==> flow/design.v <==
module DFF( input D ,input D1 ,output reg Q, input Write,input Write1, input Clk);
	always@(posedge Clk) 
	begin
	if(Write)
		begin
		Q<=D;
		end
	else if(Write1)
		begin
		Q<=D1;
		end
	else
		Q<=Q;
	end
endmodule
module Register(input[15:0] in_Reg,input[15:0] in_Reg1, output [15:0] out_Reg, input reg_Write,input reg_Write1, input Clk);
	DFF D0(in_Reg[0],in_Reg1[0],out_Reg[0],reg_Write,reg_Write1,Clk);
	DFF D1(in_Reg[1],in_Reg1[1],out_Reg[1],reg_Write,reg_Write1,Clk);
	DFF D2(in_Reg[2],in_Reg1[2],out_Reg[2],reg_Write,reg_Write1,Clk);
	DFF D3(in_Reg[3],in_Reg1[3],out_Reg[3],reg_Write,reg_Write1,Clk);
	DFF D4(in_Reg[4],in_Reg1[4],out_Reg[4],reg_Write,reg_Write1,Clk);
	DFF D5(in_Reg[5],in_Reg1[5],out_Reg[5],reg_Write,reg_Write1,Clk);
	DFF D6(in_Reg[6],in_Reg1[6],out_Reg[6],reg_Write,reg_Write1,Clk);
	DFF D7(in_Reg[7],in_Reg1[7],out_Reg[7],reg_Write,reg_Write1,Clk);
	DFF D8(in_Reg[8],in_Reg1[8],out_Reg[8],reg_Write,reg_Write1,Clk);
	DFF D9(in_Reg[9],in_Reg1[9],out_Reg[9],reg_Write,reg_Write1,Clk);
	DFF D10(in_Reg[10],in_Reg1[10],out_Reg[10],reg_Write,reg_Write1,Clk);
	DFF D11(in_Reg[11],in_Reg1[11],out_Reg[11],reg_Write,reg_Write1,Clk);
	DFF D12(in_Reg[12],in_Reg1[12],out_Reg[12],reg_Write,reg_Write1,Clk);
	DFF D13(in_Reg[13],in_Reg1[13],out_Reg[13],reg_Write,reg_Write1,Clk);
	DFF D14(in_Reg[14],in_Reg1[14],out_Reg[14],reg_Write,reg_Write1,Clk);
	DFF D15(in_Reg[15],in_Reg1[15],out_Reg[15],reg_Write,reg_Write1,Clk);
endmodule
module IRlt(input Clk, input [15:0] in_IR, input IR_Write, output [15:0] out_IR);
	Register IR(in_IR,16'd0,out_IR,IR_Write,1'b0,Clk);
endmodule
module Decoder3to8(DestReg, DecOut);
	input [2:0] DestReg;
	output reg [7:0] DecOut;
	always@(DestReg)
	casex(DestReg)
		3'b000: DecOut=8'b00000001;
		3'b001: DecOut=8'b00000010;
		3'b010: DecOut=8'b00000100;
		3'b011: DecOut=8'b00001000;
		3'b100: DecOut=8'b00010000;
		3'b101: DecOut=8'b00100000;
		3'b110: DecOut=8'b01000000;
		3'b111: DecOut=8'b10000000;
	endcase
endmodule
module Mux8to1(reg_Out1,reg_Out2,reg_Out3,reg_Out4,reg_Out5,reg_Out6,reg_Out7,reg_Out8,Bus,Src);
	input[15:0]reg_Out1,reg_Out2,reg_Out3,reg_Out4,reg_Out5,reg_Out6,reg_Out7,reg_Out8;
	input[2:0]Src;
	output reg [15:0]Bus;
	always@(reg_Out1,reg_Out2,reg_Out3,reg_Out4,reg_Out5,reg_Out6,reg_Out7,reg_Out8 ,Src)
	begin
	case(Src)
		3'b000:Bus=reg_Out1;
		3'b001:Bus=reg_Out2;
		3'b010:Bus=reg_Out3;
		3'b011:Bus=reg_Out4;
		3'b100:Bus=reg_Out5;
		3'b101:Bus=reg_Out6;
		3'b110:Bus=reg_Out7;
		3'b111:Bus=reg_Out8;
	endcase
	end
endmodule
module RegFile(SrcA, SrcB,SrcC, DestReg, WriteData,WriteData1, OutBusA, OutBusB,OutBusC,reg_Write,reg_Write1, Clk);
	input [2:0]SrcA, SrcB,SrcC, DestReg;
	input Clk,reg_Write,reg_Write1;
	input [15:0]WriteData,WriteData1;
	output[15:0]OutBusA, OutBusB,OutBusC;
	wire [7:0]DecOut,DecOut1,Array,Array1;
	wire [15:0]out_Reg1,out_Reg2,out_Reg3,out_Reg4,out_Reg5,out_Reg6,out_Reg7,out_Reg8;
	wire [2:0]out;
		Register R1(16'd1,WriteData1,out_Reg1,1'b1,1'b0,Clk);
		Register R2(16'd3,WriteData1,out_Reg2,1'b1,1'b0,Clk);
		Register R3(16'd4,WriteData1,out_Reg3,1'b1,1'b0,Clk);
		Register R4(16'd15,WriteData1,out_Reg4,1'b1,1'b0,Clk);
		Register R5(WriteData,WriteData1,out_Reg5,Array[4],Array1[4],Clk);
		Register R6(WriteData,WriteData1,out_Reg6,Array[5],Array1[5],Clk);
		Register R7(WriteData,WriteData1,out_Reg7,Array[6],Array1[6],Clk);
		Register R8(WriteData,WriteData1,out_Reg8,Array[7],Array1[7],Clk);
		Decoder3to8 dec(DestReg,DecOut);
		Decoder3to8 dec1(SrcA,DecOut1);
		and (Array1[0],DecOut1[0],reg_Write1);
		and (Array1[1],DecOut1[1],reg_Write1);
		and (Array1[2],DecOut1[2],reg_Write1);
		and (Array1[3],DecOut1[3],reg_Write1);
		and (Array1[4],DecOut1[4],reg_Write1);
		and (Array1[5],DecOut1[5],reg_Write1);
		and (Array1[6],DecOut1[6],reg_Write1);
		and (Array1[7],DecOut1[7],reg_Write1);
		and (Array[0],DecOut[0],reg_Write);
		and (Array[1],DecOut[1],reg_Write);
		and (Array[2],DecOut[2],reg_Write);
		and (Array[3],DecOut[3],reg_Write);
		and (Array[4],DecOut[4],reg_Write);
		and (Array[5],DecOut[5],reg_Write);
		and (Array[6],DecOut[6],reg_Write);
		and (Array[7],DecOut[7],reg_Write);
		Mux8to1 m(out_Reg1,out_Reg2,out_Reg3,out_Reg4,out_Reg5,out_Reg6,out_Reg7,out_Reg8,OutBusA,SrcA);
		Mux8to1 m1(out_Reg1,out_Reg2,out_Reg3,out_Reg4,out_Reg5,out_Reg6,out_Reg7,out_Reg8,OutBusB,SrcB);
		Mux8to1 m2(out_Reg1,out_Reg2,out_Reg3,out_Reg4,out_Reg5,out_Reg6,out_Reg7,out_Reg8,OutBusC,SrcC);
endmodule
module Mux2to1(input control, input[15:0] in0, input[15:0] in1, output reg[15:0] out);
always @ (in0 or in1 or control) begin
	case(control)
		1'b0: out=in0;
		1'b1: out=in1;
	endcase
end
endmodule
module Mux4to1(input[1:0] control, input[15:0] in0, input[15:0] in1, input[15:0] in2, input[15:0] in3, output reg[15:0] out);
always @ (control or in0 or in1 or in2 or in3) begin
	case(control)
		2'b00: out=in0;
		2'b01: out=in1;
		2'b10: out=in2;
		2'b11: out=in3;
	endcase
end
endmodule
module Mux4to1_3bit(input [2:0]Src1,input [2:0]Src2, input [1:0]index,output reg [2:0]out);
	always@(Src1,Src2,index)
	begin
	case(index)
		2'b00:out=Src1;
		2'b10:out=Src2;
		2'b01:out=Src1;
		2'b11:out=Src1;
endcase
end
endmodule
module Mux5to1(input[2:0] control, input[15:0] in0, input[15:0] in1, input[15:0] in2, input[15:0] in3, input[15:0] in4, output reg[15:0] out);
always @ (control or in0 or in1 or in2 or in3 or in4) begin
	case(control)
		3'b000: out=in0;
		3'b001: out=in1;
		3'b010: out=in2;
		3'b011: out=in3;
		3'b100: out=in4;
		default: out=0;
	endcase
end
endmodule
module Sext6b(input[5:0] in, output reg[15:0] out);
	always @ (in)
		out = {in[5],in[5],in[5],in[5],in[5],in[5],in[5],in[5],in[5],in[5],in[5],in};
endmodule
module Sext3b(input[2:0] in, output reg[15:0] out);
	always @ (in)
		out = {in[2],in[2],in[2],in[2],in[2],in[2],in[2],in[2],in[2],in[2],in[2],in[2],in[2],in};
endmodule
module Zext6b(input[5:0] in, output reg[15:0] out);
	always @ (in)
		out = {1'b0,1'b0,1'b0,1'b0,1'b0,1'b0,1'b0,1'b0,1'b0,1'b0,in};
endmodule
module shiftconcat (input[15:0] in1, input[11:0] in2, output reg[15:0] out);
reg[11:0] temp;
always @ (in1,in2) begin
	out = {in1[15:13],in2,1'b0};
end
endmodule 
module shift1 (input[15:0] in, output[15:0]  out);
	assign out=in<<1;
endmodule
module ALU(input[3:0] aluop, input[15:0] A, input[15:0] B, input[15:0] C, output reg [15:0] LO, output reg[15:0] HI, output reg NZ);
	wire[15:0] out1; wire[15:0] out2;
	always @ (aluop,A,B,C) begin
		HI=0;
		LO=0;
		NZ=0;
		case(aluop)
			4'b0000: LO=A+B+C;
			4'b0001: LO=A-B-C;
			4'b0010: LO=A+B-C;
			4'b0011: begin
						if (C==16'd0) begin
							LO=16'hffff;
							HI=B;
						end
						else begin
							LO=B/C; 
							HI=B%C;
						end
					 end
			4'b0100: LO=A+B+C;
			4'b0101: LO=A<<C;
			4'b0110: LO=A>>C;
			4'b0111: LO=$signed(A)>>>C;
			4'b1000: LO=C+A;
			4'b1001: LO=C+A;
			4'b1010: begin
						if (A!=B)
							NZ=1;
						end
			4'b1011: LO = A|C;
			4'b1100: LO = A+C; 
			4'b1101: LO = B+C;  
			4'b1111: LO = A+B;
			default: ;
		endcase
	end
endmodule
module ctrlckt(input clk,
input reset,
input [3:0] opcode,
output reg w1,
output reg w2,
output reg pcwritecond,
output reg pcwrite,
output reg iord,
output reg memread,
output reg memwrite,
output reg [1:0] memtoreg,
output reg irwrite,
output reg A,
output reg B,
output reg [2:0] C,
output reg [1:0] pcsource,
output reg [3:0] aluop,
output reg ccpcinit,
output reg [3:0]opcodereg,
output reg [2:0]curstate);
always@(posedge clk)
	begin
	if(reset) begin
		curstate<=3'b000;
		w1<=1'b0;
		w2<=1'b0;
		pcwritecond<=1'b0;
		pcwrite<=1'b0;
		iord<=1'b0;
		memread<=1'b0;
		memwrite<=1'b0;
		memtoreg<=2'b00;
		irwrite<=1'b0;
		A<=1'b0;
		B<=1'b0;
		C<=3'b000;
		pcsource<=2'b00;
		aluop<=4'b0000;
		ccpcinit<=1;
	end
	else begin
		ccpcinit<=0;
		if(curstate==3'b000)
			begin
			curstate<=3'b001;
			w1<=1'b0;
			w2<=1'b0;
			pcwritecond<=1'b0;
			pcwrite<=1'b1;
			iord<=1'b0;
			memread<=1'b1;
			memwrite<=1'b0;
			memtoreg<=2'b00;
			irwrite<=1'b1;
			A<=1'b0;
			B<=1'b0;
			C<=3'b000;
			pcsource<=2'b00;
			aluop<=4'b1111;  
		end
		else if(curstate==3'b001)
			begin
			opcodereg<=opcode;
			curstate<=3'b010;
			w1<=1'b0;
			w2<=1'b0;
			pcwritecond<=1'b0;
			pcwrite<=1'b0;
			iord<=1'b0;
			memread<=1'b0;
			memwrite<=1'b0;
			memtoreg<=2'b00;
			irwrite<=1'b0;
			A<=1'b0;
			B<=1'b0;
			C<=3'b001;
			pcsource<=2'b00;
			aluop<=4'b1100;  
		end
		else if(curstate==3'b010)
			begin
				if(opcode==4'b0000)
				begin
					curstate<=3'b011;
					w1<=1'b0;
					w2<=1'b0;
					pcwritecond<=1'b0;
					pcwrite<=1'b0;
					iord<=1'b0;
					memread<=1'b0;
					memwrite<=1'b0;
					memtoreg<=2'b00;
					irwrite<=1'b0;
					A<=1'b1;
					B<=1'b1;
					C<=3'b000;
					pcsource<=2'b00;
					aluop<=4'b0000;
				end
				else if(opcode==4'b0001)
				begin
					curstate<=3'b011;
					w1<=1'b0;
					w2<=1'b0;
					pcwritecond<=1'b0;
					pcwrite<=1'b0;
					iord<=1'b0;
					memread<=1'b0;
					memwrite<=1'b0;
					memtoreg<=2'b00;
					irwrite<=1'b0;
					A<=1'b1;
					B<=1'b1;
					C<=3'b000;
					pcsource<=2'b00;
					aluop<=4'b0001;
				end
				else if (opcode==4'b0010)
				begin
					curstate<=3'b011;
					w1<=1'b0;
					w2<=1'b0;
					pcwritecond<=1'b0;
					pcwrite<=1'b0;
					iord<=1'b0;
					memread<=1'b0;
					memwrite<=1'b0;
					memtoreg<=2'b00;
					irwrite<=1'b0;
					A<=1'b1;
					B<=1'b1;
					C<=3'b000;
					pcsource<=2'b00;
					aluop<=4'b0010;
				end
				else if (opcode==4'b0011)
				begin
					curstate<=3'b011;
					w1<=1'b0;
					w2<=1'b0;
					pcwritecond<=1'b0;
					pcwrite<=1'b0;
					iord<=1'b0;
					memread<=1'b0;
					memwrite<=1'b0;
					memtoreg<=2'b00;
					irwrite<=1'b0;
					A<=1'b1;
					B<=1'b1;
					C<=3'b000;
					pcsource<=2'b00;
					aluop<=4'b0011;
				end
				else if(opcode == 4'b0100)
				begin
					curstate<=3'b011;
					w1<=1'b0;
					w2<=1'b0;
					pcwritecond<=1'b0;
					pcwrite<=1'b0;
					iord<=1'b0;
					memread<=1'b0;
					memwrite<=1'b0;
					memtoreg<=2'b00;
					irwrite<=1'b0;
					A<=1'b1;
					B<=1'b1;
					C<=3'b011;
					pcsource<=2'b00;
					aluop<=4'b0100;
				end
				else if(opcode==4'b0101)
				begin
					curstate<=3'b011;
					w1<=1'b0;
					w2<=1'b0;
					pcwritecond<=1'b0;
					pcwrite<=1'b0;
					iord<=1'b0;
					memread<=1'b0;
					memwrite<=1'b0;
					memtoreg<=2'b00;
					irwrite<=1'b0;
					A<=1'b1;
					B<=1'b1;
					C<=3'b011;
					pcsource<=2'b00;
					aluop<=4'b0101;
				end
				else if (opcode==4'b0110)
				begin
					curstate<=3'b011;
					w1<=1'b0;
					w2<=1'b0;
					pcwritecond<=1'b0;
					pcwrite<=1'b0;
					iord<=1'b0;
					memread<=1'b0;
					memwrite<=1'b0;
					memtoreg<=2'b00;
					irwrite<=1'b0;
					A<=1'b1;
					B<=1'b1;
					C<=3'b011;
					pcsource<=2'b00;
					aluop<=4'b0110;
				end
				else if (opcode == 4'b0111)
				begin
					curstate<=3'b011;
					w1<=1'b0;
					w2<=1'b0;
					pcwritecond<=1'b0;
					pcwrite<=1'b0;
					iord<=1'b0;
					memread<=1'b0;
					memwrite<=1'b0;
					memtoreg<=2'b00;
					irwrite<=1'b0;
					A<=1'b1;
					B<=1'b1;
					C<=3'b011;
					pcsource<=2'b00;
					aluop<=4'b0111;
				end
				else if (opcode==4'b1000)
				begin
					curstate<=3'b011;
					w1<=1'b0;
					w2<=1'b0;
					pcwritecond<=1'b0;
					pcwrite<=1'b0;
					iord<=1'b0;
					memread<=1'b0;
					memwrite<=1'b0;
					memtoreg<=2'b00;
					irwrite<=1'b0;
					A<=1'b1;
					B<=1'b0;
					C<=3'b010;
					pcsource<=2'b00;
					aluop<=4'b1000;
				end
				else if(opcode==4'b1001)
				begin
					curstate<=3'b011;
					w1<=1'b0;
					w2<=1'b0;
					pcwritecond<=1'b0;
					pcwrite<=1'b0;
					iord<=1'b0;
					memread<=1'b0;
					memwrite<=1'b0;
					memtoreg<=2'b00;
					irwrite<=1'b0;
					A<=1'b1;
					B<=1'b0;
					C<=3'b010;
					pcsource<=2'b00;
					aluop<=4'b1001;
				end
				else if (opcode==4'b1010)
				begin
					curstate<=3'b000;
					w1<=1'b0;
					w2<=1'b0;
					pcwritecond<=1'b1;
					pcwrite<=1'b0;
					iord<=1'b0;
					memread<=1'b0;
					memwrite<=1'b0;
					memtoreg<=2'b00;
					irwrite<=1'b0;
					A<=1'b1;
					B<=1'b1;
					C<=3'b010;
					pcsource<=2'b10;
					aluop<=4'b1010;
				end
				else if(opcode==4'b1011)
				begin
					curstate<=3'b011;
					w1<=1'b0;
					w2<=1'b0;
					pcwritecond<=1'b0;
					pcwrite<=1'b0;
					iord<=1'b0;
					memread<=1'b0;
					memwrite<=1'b0;
					memtoreg<=2'b00;
					irwrite<=1'b0;
					A<=1'b1;
					B<=1'b0;
					C<=3'b100;
					pcsource<=2'b00;
					aluop<=4'b1011;
				end
				else if(opcode==4'b1100)
				begin
					curstate<=3'b000;
					w1<=1'b0;
					w2<=1'b0;
					pcwritecond<=1'b0;
					pcwrite<=1'b1;
					iord<=1'b0;
					memread<=1'b0;
					memwrite<=1'b0;
					memtoreg<=2'b00;
					irwrite<=1'b0;
					A<=1'b1;
					B<=1'b0;
					C<=3'b010;
					pcsource<=2'b01;
					aluop<=4'b1100;
				end
				else if(opcode == 4'b1101)
				begin
					curstate<=3'b000;
					w1<=1'b1;
					w2<=1'b0;
					pcwritecond<=1'b0;
					pcwrite<=1'b1;
					iord<=1'b0;
					memread<=1'b0;
					memwrite<=1'b0;
					memtoreg<=2'b10;
					irwrite<=1'b0;
					A<=1'b1;
					B<=1'b0;
					C<=3'b010;
					pcsource<=2'b00;
					aluop<=4'b1100;
				end		
			end
		else if (curstate==3'b011)	
			begin
				if(opcode==4'b0000)
				begin
					curstate<=3'b000;
					w1<=1'b1;
					w2<=1'b0;
					pcwritecond<=1'b0;
					pcwrite<=1'b0;
					iord<=1'b0;
					memread<=1'b0;
					memwrite<=1'b0;
					memtoreg<=2'b01;
					irwrite<=1'b0;
					A<=1'b0;
					B<=1'b0;
					C<=3'b000;
					pcsource<=2'b00;
					aluop<=4'b1110;
				end	
				else if (opcode==4'b0001)
				begin
					curstate<=3'b000;
					w1<=1'b1;
					w2<=1'b0;
					pcwritecond<=1'b0;
					pcwrite<=1'b0;
					iord<=1'b0;
					memread<=1'b0;
					memwrite<=1'b0;
					memtoreg<=2'b01;
					irwrite<=1'b0;
					A<=1'b0;
					B<=1'b0;
					C<=3'b000;
					pcsource<=2'b00;
					aluop<=4'b1110;
				end
				else if(opcode == 4'b0010)
				begin
					curstate<=3'b000;
					w1<=1'b1;
					w2<=1'b0;
					pcwritecond<=1'b0;
					pcwrite<=1'b0;
					iord<=1'b0;
					memread<=1'b0;
					memwrite<=1'b0;
					memtoreg<=2'b01;
					irwrite<=1'b0;
					A<=1'b0;
					B<=1'b0;
					C<=3'b000;
					pcsource<=2'b00;
					aluop<=4'b1110;
				end
				else if(opcode==4'b0011)
				begin
					curstate<=3'b000;
					w1<=1'b1;
					w2<=1'b1;
					pcwritecond<=1'b0;
					pcwrite<=1'b0;
					iord<=1'b0;
					memread<=1'b0;
					memwrite<=1'b0;
					memtoreg<=2'b01;
					irwrite<=1'b0;
					A<=1'b0;
					B<=1'b0;
					C<=3'b000;
					pcsource<=2'b00;
					aluop<=4'b1110;
				end
				else if(opcode==4'b0100)
				begin
					curstate<=3'b000;
					w1<=1'b1;
					w2<=1'b0;
					pcwritecond<=1'b0;
					pcwrite<=1'b0;
					iord<=1'b0;
					memread<=1'b0;
					memwrite<=1'b0;
					memtoreg<=2'b01;
					irwrite<=1'b0;
					A<=1'b1;
					B<=1'b0;
					C<=3'b100;
					pcsource<=2'b00;
					aluop<=4'b1110;
				end
				else if(opcode==4'b0101)
				begin
					curstate<=3'b000;
					w1<=1'b1;
					w2<=1'b0;
					pcwritecond<=1'b0;
					pcwrite<=1'b0;
					iord<=1'b0;
					memread<=1'b0;
					memwrite<=1'b0;
					memtoreg<=2'b01;
					irwrite<=1'b0;
					A<=1'b1;
					B<=1'b0;
					C<=3'b100;
					pcsource<=2'b00;
					aluop<=4'b1110;
				end
				else if(opcode==4'b0110)
				begin
					curstate<=3'b000;
					w1<=1'b1;
					w2<=1'b0;
					pcwritecond<=1'b0;
					pcwrite<=1'b0;
					iord<=1'b0;
					memread<=1'b0;
					memwrite<=1'b0;
					memtoreg<=2'b01;
					irwrite<=1'b0;
					A<=1'b1;
					B<=1'b0;
					C<=3'b100;
					pcsource<=2'b00;
					aluop<=4'b1110;
				end
				else if(opcode==4'b0111)
				begin
					curstate<=3'b000;
					w1<=1'b1;
					w2<=1'b0;
					pcwritecond<=1'b0;
					pcwrite<=1'b0;
					iord<=1'b0;
					memread<=1'b0;
					memwrite<=1'b0;
					memtoreg<=2'b01;
					irwrite<=1'b0;
					A<=1'b1;
					B<=1'b0;
					C<=3'b100;
					pcsource<=2'b00;
					aluop<=4'b1110;
				end
				else if(opcode==4'b1000)
				begin
					curstate<=3'b100;
					w1<=1'b0;
					w2<=1'b0;
					pcwritecond<=1'b0;
					pcwrite<=1'b0;
					iord<=1'b1;
					memread<=1'b1;
					memwrite<=1'b0;
					memtoreg<=2'b00;
					irwrite<=1'b0;
					A<=1'b0;
					B<=1'b0;
					C<=3'b100;
					pcsource<=2'b00;
					aluop<=4'b1110;
				end
				else if(opcode==4'b1001)
				begin
					curstate<=3'b000;
					w1<=1'b0;
					w2<=1'b0;
					pcwritecond<=1'b0;
					pcwrite<=1'b0;
					iord<=1'b1;
					memread<=1'b0;
					memwrite<=1'b1;
					memtoreg<=2'b00;
					irwrite<=1'b0;
					A<=1'b1;
					B<=1'b0;
					C<=3'b100;
					pcsource<=2'b00;
					aluop<=4'b1110;
					opcodereg<=opcode;
				end
				else if(opcode==4'b1011)
				begin
					curstate<=3'b000;
					w1<=1'b1;
					w2<=1'b0;
					pcwritecond<=1'b0;
					pcwrite<=1'b0;
					iord<=1'b0;
					memread<=1'b0;
					memwrite<=1'b0;
					memtoreg<=2'b01;
					irwrite<=1'b0;
					A<=1'b0;
					B<=1'b0;
					C<=3'b000;
					pcsource<=2'b00;
					aluop<=4'b1110;
				end
			end
		else if (curstate==3'b100) begin
			if(opcode==4'b1000)
			begin
				curstate<=3'b000;
				w1<=1'b1;
				w2<=1'b0;
				pcwritecond<=1'b0;
				pcwrite<=1'b0;
				iord<=1'b0;
				memread<=1'b0;
				memwrite<=1'b0;
				memtoreg<=2'b00;
				irwrite<=1'b0;
				A<=1'b0;
				B<=1'b0;
				C<=3'b000;
				pcsource<=2'b00;
				aluop<=4'b1110;
			end	
		end
	end	
end
endmodule
module WorkingFinal(input clk, input reset, input wire[15:0] mem_rdata, output wire[15:0] mem_addr, output wire[15:0] mem_wdata, output wire mem_we, output wire halt);
	wire[15:0] MemOut, IRout, AluOutLo, AluOutHi, ALUInA, ALUInB, ALUInC, PCin, PCout, MemAddr, OutBusB, DMRout, RegWD1;
	wire ccpcwrite, ccirwrite, ccA, ccB, ccw1;
	wire[2:0] ccC, RFinB, curstate;
	wire[3:0] opcodereg, ccaluop;
	wire[15:0] LOout,Bout, RegWD2,OutBusA,OutBusC,Aout,Cout,PCSrcIn1,AluSrcCIn1,AluSrcCIn2,AluSrcCIn3,AluSrcCIn4;
	wire wNZ, wire1, PCwrite1,ccw2,ccpcwritecond,cciord,ccmemread,ccmemwrite,ccpcinit;
	wire[1:0] ccpcsource,ccmemtoreg;
	ctrlckt  cc (clk,reset,IRout[15:12],ccw1,ccw2,ccpcwritecond,ccpcwrite,cciord,ccmemread,ccmemwrite,ccmemtoreg,ccirwrite,ccA,ccB,ccC,ccpcsource,ccaluop,ccpcinit,opcodereg,curstate);
	and(wire1,ccpcwritecond,wNZ);
	or(PCwrite1,wire1,ccpcwrite);
	Register PC (PCin,16'd0,PCout,PCwrite1,ccpcinit,clk);
	Mux2to1 IorD (cciord,PCout,LOout,MemAddr);
	assign mem_addr = MemAddr;
	assign mem_wdata = Bout;
	assign mem_we = ccmemwrite;
	assign MemOut = mem_rdata;
	assign halt = (curstate == 3'b010) && (IRout[15:13] == 3'b111);
	IRlt ir1(clk,MemOut,ccirwrite,IRout);
	Register DMR(MemOut,16'd0,DMRout,1'b1,1'b0,clk);
	Mux4to1 MemToReg(ccmemtoreg,DMRout,LOout,PCout,16'd1,RegWD1);
	Mux4to1_3bit m4to13bit (IRout[5:3],IRout[11:9],IRout[15:14],RFinB);
	RegFile rfile1 (IRout[8:6],RFinB,IRout[2:0],IRout[11:9],RegWD1,RegWD2,OutBusA,OutBusB,OutBusC,ccw1,ccw2,clk);
	Register RegAluSrcA(OutBusA,16'd0,Aout,1'b1,1'b0,clk);
	Register RegAluSrcB(OutBusB,16'd0,Bout,1'b1,1'b0,clk);
	Register RegAluSrcC(OutBusC,16'd0,Cout,1'b1,1'b0,clk);
	shiftconcat conc (PCout,IRout[11:0],PCSrcIn1);
	Sext6b s6b (IRout[5:0], AluSrcCIn2);
	shift1 sh1 (AluSrcCIn2,AluSrcCIn1);
	Sext3b s3b (IRout[2:0], AluSrcCIn3);
	Zext6b z6b (IRout[5:0],AluSrcCIn4);
	Mux2to1 AluSrcA(ccA, PCout, Aout, ALUInA);
	Mux2to1 AluSrcB(ccB, 16'd2, Bout,ALUInB);
	Mux5to1 AluSrcC(ccC, Cout, AluSrcCIn1, AluSrcCIn2, AluSrcCIn3, AluSrcCIn4, ALUInC);
	ALU alu (ccaluop, ALUInA,ALUInB,ALUInC, AluOutLo,AluOutHi,wNZ);
	Register HI(AluOutHi,16'd0,RegWD2,1'b1,ccpcinit,clk);
	Register LO(AluOutLo,16'd0,LOout,1'b1,ccpcinit,clk);
	Mux4to1 PCSrc (ccpcsource,AluOutLo,PCSrcIn1,LOout,16'd1,PCin);
endmodule
Subject: tool reports on WorkingFinal

Hi,

Tool chain data of WorkingFinal --
Tool output for the design above before and after an edit, in the order of the flow. "unedited" refers to lines of the RTL above, "edited" to lines of the edited file. "change": "edited" minus "unedited" as printed here. The mark -- stands for no value.
Design: design top WorkingFinal, clock port clk, cell library sky130hd, timing corner tt_025C_1v80

Edit of the RTL --
The edit as a unified diff against the file above. A script made this edit. It changes what the design does and was not meant as an optimisation.
begin of diff
@@ -228,23 +228,5 @@
 always@(posedge clk)
 	begin
-	if(reset) begin
-		curstate<=3'b000;
-		w1<=1'b0;
-		w2<=1'b0;
-		pcwritecond<=1'b0;
-		pcwrite<=1'b0;
-		iord<=1'b0;
-		memread<=1'b0;
-		memwrite<=1'b0;
-		memtoreg<=2'b00;
-		irwrite<=1'b0;
-		A<=1'b0;
-		B<=1'b0;
-		C<=3'b000;
-		pcsource<=2'b00;
-		aluop<=4'b0000;
-		ccpcinit<=1;
-	end
-	else begin
+	begin
 		ccpcinit<=0;
 		if(curstate==3'b000)
end of diff

Word-level counts --
Source: Yosys, flattened and elaborated, memories not mapped. Widths are those after wreduce. Print and check cells do not count. Equal cells are merged and count once. Yosys's memory passes give these memory sizes; they may raise the number of words (mostly to a power of two), join words into wider ones and drop unused or constant bits.
Bit counts:
- register bits after elaboration | unedited 216, edited 215, change -1
- bits in latches | unedited 0, edited 0, change 0
- RAM bits | unedited 0, edited 0, change 0
- ROM bits | unedited 128, edited 128, change 0
- clocked read ports x word width | unedited 16, edited 16, change 0
- memories kept | unedited 2, edited 2, change 0
- input port bits | unedited 18, edited 18, change 0
- output and inout bits | unedited 34, edited 34, change 0
- word-level cells | unedited 816, edited 802, change -14
Memory list:
- shape (words x width / read and write ports) | unedited 8 x 8 bit 1R0W; 8 x 8 bit 1R0W, edited 8 x 8 bit 1R0W; 8 x 8 bit 1R0W
Cells by class:
- add/subtract/negate cells | unedited 7, edited 7, change 0
- multipliers | unedited 0, edited 0, change 0
- divide/modulo/power cells | unedited 2, edited 2, change 0
- $lt $le $gt $ge | unedited 0, edited 0, change 0
- equality and inequality tests | unedited 68, edited 68, change 0
- shift-type cells | unedited 3, edited 3, change 0
- mux-type cells | unedited 472, edited 466, change -6
- bitwise operators | unedited 14, edited 14, change 0
- reductions and logical operators | unedited 38, edited 31, change -7
Operators by type and width:
- 1-bit two-way mux | unedited 314, edited 309, change -5
- 4-bit two-way mux | unedited 31, edited 29, change -2
- 5-bit nonzero test | unedited 2, edited 0, change -2
- 2-bit two-way mux | unedited 57, edited 58, change +1
- 2-bit nonzero test | unedited 5, edited 4, change -1
- 4-bit AND reduction | unedited 3, edited 2, change -1
- 3-bit OR reduction | unedited 3, edited 2, change -1
- 14-bit nonzero test | unedited 2, edited 1, change -1
- 16-bit nonzero test | unedited 1, edited 0, change -1
Unchanged operator kinds not shown: 42.

Longest topological paths --
Longest topological path by Yosys (ltp), each cell counted once; first at word level (registers and memories cut), then after technology mapping (sequential cells cut; the memories' decode and read muxes count).
Logic depth:
- depth in word-level cells | unedited 18, edited 17, change -1
- ABC_AREA | unedited 0, edited 0
- depth in mapped cells | unedited 140, edited 141, change +1
- depth with buffers taken out | unedited 127, edited 129, change +2

Mapped cells and area --
The flow's flattened synthesis, as Yosys stat reports it; memories are mapped. The netlist is that of the ABC_AREA named above (0 if unset); the other value can give another one.
Cell types:
- sky130_fd_sc_hd__nand2_1 | unedited 272, edited 249, change -23
- sky130_fd_sc_hd__o21ai_0 | unedited 155, edited 176, change +21
- sky130_fd_sc_hd__clkbuf_1 | unedited 142, edited 121, change -21
- sky130_fd_sc_hd__buf_2 | unedited 3, edited 22, change +19
- sky130_fd_sc_hd__inv_1 | unedited 113, edited 130, change +17
- sky130_fd_sc_hd__nand3_1 | unedited 91, edited 75, change -16
- sky130_fd_sc_hd__nor3_1 | unedited 124, edited 109, change -15
- sky130_fd_sc_hd__xnor2_1 | unedited 80, edited 65, change -15
- sky130_fd_sc_hd__o21ai_1 | unedited 24, edited 10, change -14
- sky130_fd_sc_hd__a21o_1 | unedited 56, edited 68, change +12
- sky130_fd_sc_hd__o21a_1 | unedited 53, edited 63, change +10
- sky130_fd_sc_hd__a22oi_1 | unedited 28, edited 18, change -10
- sky130_fd_sc_hd__a22o_1 | unedited 40, edited 49, change +9
- sky130_fd_sc_hd__o2bb2ai_1 | unedited 10, edited 2, change -8
- sky130_fd_sc_hd__nand2b_1 | unedited 17, edited 24, change +7
- sky130_fd_sc_hd__mux2_2 | unedited 53, edited 47, change -6
- sky130_fd_sc_hd__a211oi_1 | unedited 34, edited 28, change -6
- sky130_fd_sc_hd__nor2b_1 | unedited 24, edited 18, change -6
Unchanged cell types not shown: 17. The list need not be complete.
Mapped netlist:
- mapped cells | unedited 2990, edited 2991, change +1
- cell area after synthesis (sq um) | unedited 23754.0, edited 23836.6, change +82.6
- sequential part of the area (sq um) | unedited 5725.5, edited 5705.5, change -20.0
- flip-flop cells | unedited 238, edited 237, change -1
- buffers | unedited 168, edited 172, change +4
The figures by module come from a second, unflattened synthesis with its own total; it is not the netlist above.
Unflattened totals:
- cell total of the unflattened synthesis | unedited 3822, edited 3685, change -137
- area total of the unflattened synthesis (sq um) | unedited 35026.1, edited 34162.8, change -863.3
Each row is one instance without its submodules.
By module, unedited:
- ALU | times used 1, cells 2078, area 13912.1 sq um, seq. area 0.0 sq um
- DFF | times used 256, cells 3, area 51.3 sq um, seq. area 30.0 sq um
- Mux8to1 | times used 3, cells 177, area 1114.8 sq um, seq. area 0.0 sq um
- ctrlckt | times used 1, cells 152, area 1446.4 sq um, seq. area 600.6 sq um
- Mux4to1 | times used 2, cells 20, area 424.2 sq um, seq. area 0.0 sq um
- Mux2to1 | times used 3, cells 18, area 249.0 sq um, seq. area 0.0 sq um
- Mux5to1 | times used 1, cells 80, area 696.9 sq um, seq. area 0.0 sq um
- Decoder3to8 | times used 2, cells 8, area 65.1 sq um, seq. area 0.0 sq um
- Zext6b | times used 1, cells 17, area 123.9 sq um, seq. area 0.0 sq um
- shift1 | times used 1, cells 17, area 123.9 sq um, seq. area 0.0 sq um
- shiftconcat | times used 1, cells 17, area 123.9 sq um, seq. area 0.0 sq um
- Sext3b | times used 1, cells 16, area 120.1 sq um, seq. area 0.0 sq um
- Sext6b | times used 1, cells 16, area 120.1 sq um, seq. area 0.0 sq um
- Mux4to1_3bit | times used 1, cells 4, area 58.8 sq um, seq. area 0.0 sq um
unedited: Modules not listed: 4.
By module, edited:
- ALU | times used 1, cells 1960, area 13249.0 sq um, seq. area 0.0 sq um
- DFF | times used 256, cells 3, area 51.3 sq um, seq. area 30.0 sq um
- Mux8to1 | times used 3, cells 177, area 1114.8 sq um, seq. area 0.0 sq um
- ctrlckt | times used 1, cells 133, area 1246.2 sq um, seq. area 580.6 sq um
- Mux4to1 | times used 2, cells 20, area 424.2 sq um, seq. area 0.0 sq um
- Mux2to1 | times used 3, cells 18, area 249.0 sq um, seq. area 0.0 sq um
- Mux5to1 | times used 1, cells 80, area 696.9 sq um, seq. area 0.0 sq um
- Decoder3to8 | times used 2, cells 8, area 65.1 sq um, seq. area 0.0 sq um
- Zext6b | times used 1, cells 17, area 123.9 sq um, seq. area 0.0 sq um
- shift1 | times used 1, cells 17, area 123.9 sq um, seq. area 0.0 sq um
- shiftconcat | times used 1, cells 17, area 123.9 sq um, seq. area 0.0 sq um
- Sext3b | times used 1, cells 16, area 120.1 sq um, seq. area 0.0 sq um
- Sext6b | times used 1, cells 16, area 120.1 sq um, seq. area 0.0 sq um
- Mux4to1_3bit | times used 1, cells 4, area 58.8 sq um, seq. area 0.0 sq um
edited: Modules not listed: 4.

Worst setup path after synthesis --
OpenSTA on the mapped netlist: ideal clock, no wires. The path of least setup slack (recovery checks aside). Input and output delay are each 20% of the period. Register names are those of the netlist, which keeps one name where synthesis merged equal registers.
Path after synthesis:
- path kind | unedited register to register, edited register to register
- start point | unedited register cc.C, edited register ir1.IR.D2.Q
- end point | unedited register HI.D13.Q, edited register PC.D0.Q
- period (ns) | unedited 30.0, edited 30.0, change 0.0
- library setup time (ns) | unedited 0.118, edited 0.256, change +0.138
- launch time at the first pin (ns) | unedited 0.000, edited 0.000, change 0.000
- data arrival time (ns) | unedited 28.528, edited 27.503, change -1.025
- required time (ns) | unedited 29.882, edited 29.744, change -0.138
- path slack (ns) | unedited 1.354, edited 2.240, change +0.886
- delay of the path (ns) | unedited 28.646, edited 27.759, change -0.887
- driving pins on the path | unedited 127, edited 125, change -2
- path buffers | unedited 16, edited 13, change -3
- period reached after synthesis (ns) | unedited 28.646, edited 27.76, change -0.886
"delay of the path" is the arrival time less input delay plus setup time. "driving pins on the path": output pins that drive a net of the path, with the launching flip-flop's if there is one; two outputs of one cell count as two. "period reached after synthesis" is the clock period less the worst setup slack; recovery checks do not enter. This is arithmetic on one report: input and output delays are still those of the set period (20% each). An end named without its bit number is one bit of that signal or, where synthesis recoded a state register, one of its new flip-flops. Between the ends stands the longest chain of elaborated cells between them, by number of cells; it is not shown to be the way that was timed. Of several equally long chains one is given. Each line given opens the expression or statement behind the cell; cells for indexed reads and writes are added by Yosys, which also makes memories of some case tables. A register here has more assigning lines than the two given.
On the way, after synthesis, unedited: cells stage by stage sky130_fd_sc_hd__dfxtp_1 > sky130_fd_sc_hd__clkbuf_1 > sky130_fd_sc_hd__or3_1 > sky130_fd_sc_hd__a21oi_1 > sky130_fd_sc_hd__clkbuf_1 > sky130_fd_sc_hd__buf_1 > sky130_fd_sc_hd__ha_1 > sky130_fd_sc_hd__or3_1 > sky130_fd_sc_hd__nor2_1 > sky130_fd_sc_hd__a31oi_1 > sky130_fd_sc_hd__a211oi_1 > sky130_fd_sc_hd__a221o_1 > sky130_fd_sc_hd__inv_1 > sky130_fd_sc_hd__ha_1 > sky130_fd_sc_hd__o211ai_1 > sky130_fd_sc_hd__nand2_1 > sky130_fd_sc_hd__nand2_1 > sky130_fd_sc_hd__or4_1 > (+91 left out) > sky130_fd_sc_hd__nor3_1 > sky130_fd_sc_hd__a211oi_1 > sky130_fd_sc_hd__nor4_1 > sky130_fd_sc_hd__nor3_1 > sky130_fd_sc_hd__nor3b_1 > sky130_fd_sc_hd__clkbuf_1 > sky130_fd_sc_hd__clkbuf_1 > sky130_fd_sc_hd__mux2_2 > sky130_fd_sc_hd__ha_1 > sky130_fd_sc_hd__or3_1 > sky130_fd_sc_hd__o21ba_2 > sky130_fd_sc_hd__a21oi_1 > sky130_fd_sc_hd__a31o_2 > sky130_fd_sc_hd__a31oi_1 > sky130_fd_sc_hd__clkbuf_1 > sky130_fd_sc_hd__nor2_1 > sky130_fd_sc_hd__nand2_1 > sky130_fd_sc_hd__o2111a_1
Ends and longest elaborated chain, after synthesis, unedited:
- start: declaration | line 222 | output reg [2:0] C,
- start: assignment | line 243 | C<=3'b000;
- start: assignment | line 264 | C<=3'b000;
- end: assignment | line 6 | Q<=D;
- end: assignment | line 10 | Q<=D1;
- end: declaration | line 1 | module DFF( input D ,input D1 ,output reg Q, input Write,input Write1, input Clk);
unedited: Chain of elaborated cells between the ends: none given.
On the way, after synthesis, edited: cells stage by stage sky130_fd_sc_hd__edfxtp_1 > sky130_fd_sc_hd__clkbuf_1 > sky130_fd_sc_hd__nand2_2 > sky130_fd_sc_hd__and4_1 > sky130_fd_sc_hd__clkbuf_1 > sky130_fd_sc_hd__inv_1 > sky130_fd_sc_hd__nor4_4 > sky130_fd_sc_hd__and2_1 > sky130_fd_sc_hd__a21oi_1 > sky130_fd_sc_hd__a21oi_1 > sky130_fd_sc_hd__ha_1 > sky130_fd_sc_hd__o21a_1 > sky130_fd_sc_hd__o211ai_1 > sky130_fd_sc_hd__nor2_1 > sky130_fd_sc_hd__nor3_1 > sky130_fd_sc_hd__a211oi_1 > sky130_fd_sc_hd__ha_1 > sky130_fd_sc_hd__or2_2 > (+89 left out) > sky130_fd_sc_hd__a311oi_1 > sky130_fd_sc_hd__nor2_1 > sky130_fd_sc_hd__a211oi_1 > sky130_fd_sc_hd__clkbuf_1 > sky130_fd_sc_hd__clkbuf_1 > sky130_fd_sc_hd__a21oi_1 > sky130_fd_sc_hd__fa_1 > sky130_fd_sc_hd__a21o_1 > sky130_fd_sc_hd__a21oi_1 > sky130_fd_sc_hd__o21bai_1 > sky130_fd_sc_hd__a21oi_1 > sky130_fd_sc_hd__o21a_1 > sky130_fd_sc_hd__o2111ai_1 > sky130_fd_sc_hd__a41o_1 > sky130_fd_sc_hd__clkbuf_1 > sky130_fd_sc_hd__o21ai_0 > sky130_fd_sc_hd__nand3_1 > sky130_fd_sc_hd__a22o_1, length of the longest elaborated chain 6, elaborated cells on any way between the ends 10, RTL lines with such cells 9, those cells by class div: 1; shift: 3; mux: 5; reduce/logical: 1
Ends and longest elaborated chain, after synthesis, edited:
- start: declaration | line 1 | module DFF( input D ,input D1 ,output reg Q, input Write,input Write1, input Clk);
- start: assignment | line 6 | Q<=D;
- start: assignment | line 10 | Q<=D1;
- 16-bit parallel mux with 5-bit select | line 139 | case(control)
- 16-bit by 16-bit divider with 16-bit output | line 186 | LO=B/C;
- 16-bit two-way mux | line 181 | if (C==16'd0) begin
- 16-bit parallel mux with 11-bit select | line 176 | case(aluop)
- 16-bit parallel mux with 4-bit select | line 118 | case(control)
- 1-bit two-way mux | line 4 | if(Write)
- end: assignment | line 6
- end: assignment | line 10
- end: declaration | line 1
Nets of the timed path that keep an RTL name, with a line that drives or declares them; the list need not be complete.
Named nets, after synthesis, edited (line):
- LO.D0.D | 176

Path in the finished layout --
Path of least setup slack in the final report of each run of pair 1 (OpenROAD, finished layout, wires in). Where an end is a register, its clock arrival counts in the times.
Path post-layout:
- path kind | unedited register to register, edited register to register
- start point | unedited register RegAluSrcC.D15.Q, edited register ir1.IR.D2.Q
- end point | unedited register HI.D7.Q, edited register HI.D9.Q
- period (ns) | unedited 29.0, edited 29.0, change 0.0
- library setup time (ns) | unedited 0.16, edited 0.05, change -0.11
- launch time at the first pin (ns) | unedited 0.54, edited 0.51, change -0.03
- data arrival time (ns) | unedited 27.98, edited 28.14, change +0.16
- required time (ns) | unedited 29.37, edited 29.46, change +0.09
- path slack (ns) | unedited 1.39, edited 1.32, change -0.07
- driving pins on the path | unedited 128, edited 128, change 0
- path buffers | unedited 8, edited 15, change +7
Between the ends stands the longest chain of elaborated cells between them, by number of cells; it is not shown to be the way that was timed. Of several equally long chains one is given. A register here has more assigning lines than the two given.
On the way, post-layout, unedited: cells stage by stage sky130_fd_sc_hd__dfxtp_1 > sky130_fd_sc_hd__or4_4 > sky130_fd_sc_hd__o21ai_4 > sky130_fd_sc_hd__nand4_2 > sky130_fd_sc_hd__or2_1 > sky130_fd_sc_hd__nor2_2 > sky130_fd_sc_hd__a21oi_1 > sky130_fd_sc_hd__a21oi_1 > sky130_fd_sc_hd__ha_1 > sky130_fd_sc_hd__or3_1 > sky130_fd_sc_hd__nor2_1 > sky130_fd_sc_hd__a31oi_1 > sky130_fd_sc_hd__a211oi_1 > sky130_fd_sc_hd__a221o_1 > sky130_fd_sc_hd__inv_1 > sky130_fd_sc_hd__ha_1 > sky130_fd_sc_hd__o211ai_1 > sky130_fd_sc_hd__nand2_2 > (+92 left out) > sky130_fd_sc_hd__ha_1 > sky130_fd_sc_hd__nand3_1 > sky130_fd_sc_hd__nor4_2 > sky130_fd_sc_hd__a21o_1 > sky130_fd_sc_hd__or3_1 > sky130_fd_sc_hd__nor3_4 > sky130_fd_sc_hd__nor3b_4 > sky130_fd_sc_hd__mux2_2 > sky130_fd_sc_hd__ha_1 > sky130_fd_sc_hd__or2_2 > sky130_fd_sc_hd__a21oi_1 > sky130_fd_sc_hd__o21ba_2 > sky130_fd_sc_hd__a21oi_2 > sky130_fd_sc_hd__a31o_2 > sky130_fd_sc_hd__a31oi_4 > sky130_fd_sc_hd__nor2_2 > sky130_fd_sc_hd__a21oi_1 > sky130_fd_sc_hd__a31oi_1, length of the longest elaborated chain 3, elaborated cells on any way between the ends 4, RTL lines with such cells 3, those cells by class div: 1; mux: 2; reduce/logical: 1
Ends and longest elaborated chain, post-layout, unedited:
- start: declaration | line 1 | module DFF( input D ,input D1 ,output reg Q, input Write,input Write1, input Clk);
- start: assignment | line 6 | Q<=D;
- start: assignment | line 10 | Q<=D1;
- 16-bit parallel mux with 5-bit select | line 139 | case(control)
- 16-bit by 16-bit modulo with 16-bit output | line 187 | HI=B%C;
- 16-bit two-way mux | line 181 | if (C==16'd0) begin
- end: assignment | line 10
- end: assignment | line 13 | Q<=Q;
- end: declaration | line 1
On the way, post-layout, edited: cells stage by stage sky130_fd_sc_hd__edfxtp_1 > sky130_fd_sc_hd__nand2_2 > sky130_fd_sc_hd__and4_1 > sky130_fd_sc_hd__inv_2 > sky130_fd_sc_hd__nor4_4 > sky130_fd_sc_hd__and2_4 > sky130_fd_sc_hd__a21oi_1 > sky130_fd_sc_hd__a21oi_1 > sky130_fd_sc_hd__ha_1 > sky130_fd_sc_hd__nor3_1 > sky130_fd_sc_hd__a21oi_1 > sky130_fd_sc_hd__a211o_1 > sky130_fd_sc_hd__nor2_1 > sky130_fd_sc_hd__a211oi_2 > sky130_fd_sc_hd__ha_1 > sky130_fd_sc_hd__or2_2 > sky130_fd_sc_hd__o22a_1 > sky130_fd_sc_hd__and3_1 > (+92 left out) > sky130_fd_sc_hd__nor2_1 > sky130_fd_sc_hd__a211oi_2 > sky130_fd_sc_hd__buf_4 > sky130_fd_sc_hd__nor2_1 > sky130_fd_sc_hd__a21oi_1 > sky130_fd_sc_hd__fa_1 > sky130_fd_sc_hd__a21o_1 > sky130_fd_sc_hd__a21oi_2 > sky130_fd_sc_hd__o21bai_1 > sky130_fd_sc_hd__a21oi_2 > sky130_fd_sc_hd__o21a_1 > sky130_fd_sc_hd__o2111ai_1 > sky130_fd_sc_hd__buf_4 > sky130_fd_sc_hd__a41oi_1 > sky130_fd_sc_hd__buf_4 > sky130_fd_sc_hd__o211ai_1 > sky130_fd_sc_hd__a221oi_2 > sky130_fd_sc_hd__buf_4, length of the longest elaborated chain 3, elaborated cells on any way between the ends 4, RTL lines with such cells 3, those cells by class div: 1; mux: 2; reduce/logical: 1
Ends and longest elaborated chain, post-layout, edited:
- start: declaration | line 1 | module DFF( input D ,input D1 ,output reg Q, input Write,input Write1, input Clk);
- start: assignment | line 6 | Q<=D;
- start: assignment | line 10 | Q<=D1;
- 16-bit parallel mux with 5-bit select | line 139 | case(control)
- 16-bit by 16-bit modulo with 16-bit output | line 187 | HI=B%C;
- 16-bit two-way mux | line 181 | if (C==16'd0) begin
- end: assignment | line 10
- end: assignment | line 13 | Q<=Q;
- end: declaration | line 1

Flow runs --
Runs of the flow (Yosys, OpenROAD) on both versions; the two runs of a pair have the same settings. The constraints put input and output delay at 20% of the set period each and load the outputs with 0.01 pF.
Flow settings, pair 1: CORE_UTILIZATION 40, period_ns 29.0, CAP_MARGIN 20, CORE_MARGIN 2, SLEW_MARGIN 20
Measured results, pair 1:
- synthesis area (sq um) | unedited 23754.0, edited 23836.6, change +82.6
- die area (sq um) | unedited 61350.3, edited 61561.1, change +210.8
- std-cell area (final layout) (sq um) | unedited 26719.4, edited 26751.9, change +32.5
- setup slack of the critical path (ns) | unedited 1.393, edited 1.315, change -0.078
- sum of negative setup slack (ns) | unedited 0.000, edited 0.000, change 0.000
- post-route worst hold slack (ns) | unedited 0.460, edited 0.477, change +0.017
- reached clock period (ns) | unedited 27.607, edited 27.685, change +0.078
Flow settings, pair 2: ABC_AREA 0, CAP_MARGIN 10, CELL_PAD_IN_SITES_DETAIL_PLACEMENT 2, CELL_PAD_IN_SITES_GLOBAL_PLACEMENT 1, CORE_MARGIN 3, CORE_UTILIZATION 17, CTS_CLUSTER_SIZE 80, GPL_ROUTABILITY_DRIVEN 0, HOLD_SLACK_MARGIN 0.05, PLACE_DENSITY_LB_ADDON 0.23, SLEW_MARGIN 10, period_ns 42.7
Measured results, pair 2:
- synthesis area (sq um) | unedited 23754.0, edited 23836.6, change +82.6
- die area (sq um) | unedited 144252.0, edited 144746.0, change +494.0
- std-cell area (final layout) (sq um) | unedited 27363.7, edited 27388.8, change +25.1
- setup slack of the critical path (ns) | unedited 8.278, edited 7.366, change -0.912
- sum of negative setup slack (ns) | unedited 0.000, edited 0.000, change 0.000
- post-route worst hold slack (ns) | unedited 0.454, edited 0.480, change +0.026
- reached clock period (ns) | unedited 34.422, edited 35.334, change +0.912
"reached clock period" is the run's clock period less its worst setup slack. It is reckoned from that one timing run; input and output delays stay at 20% of the period that was set.

Regards
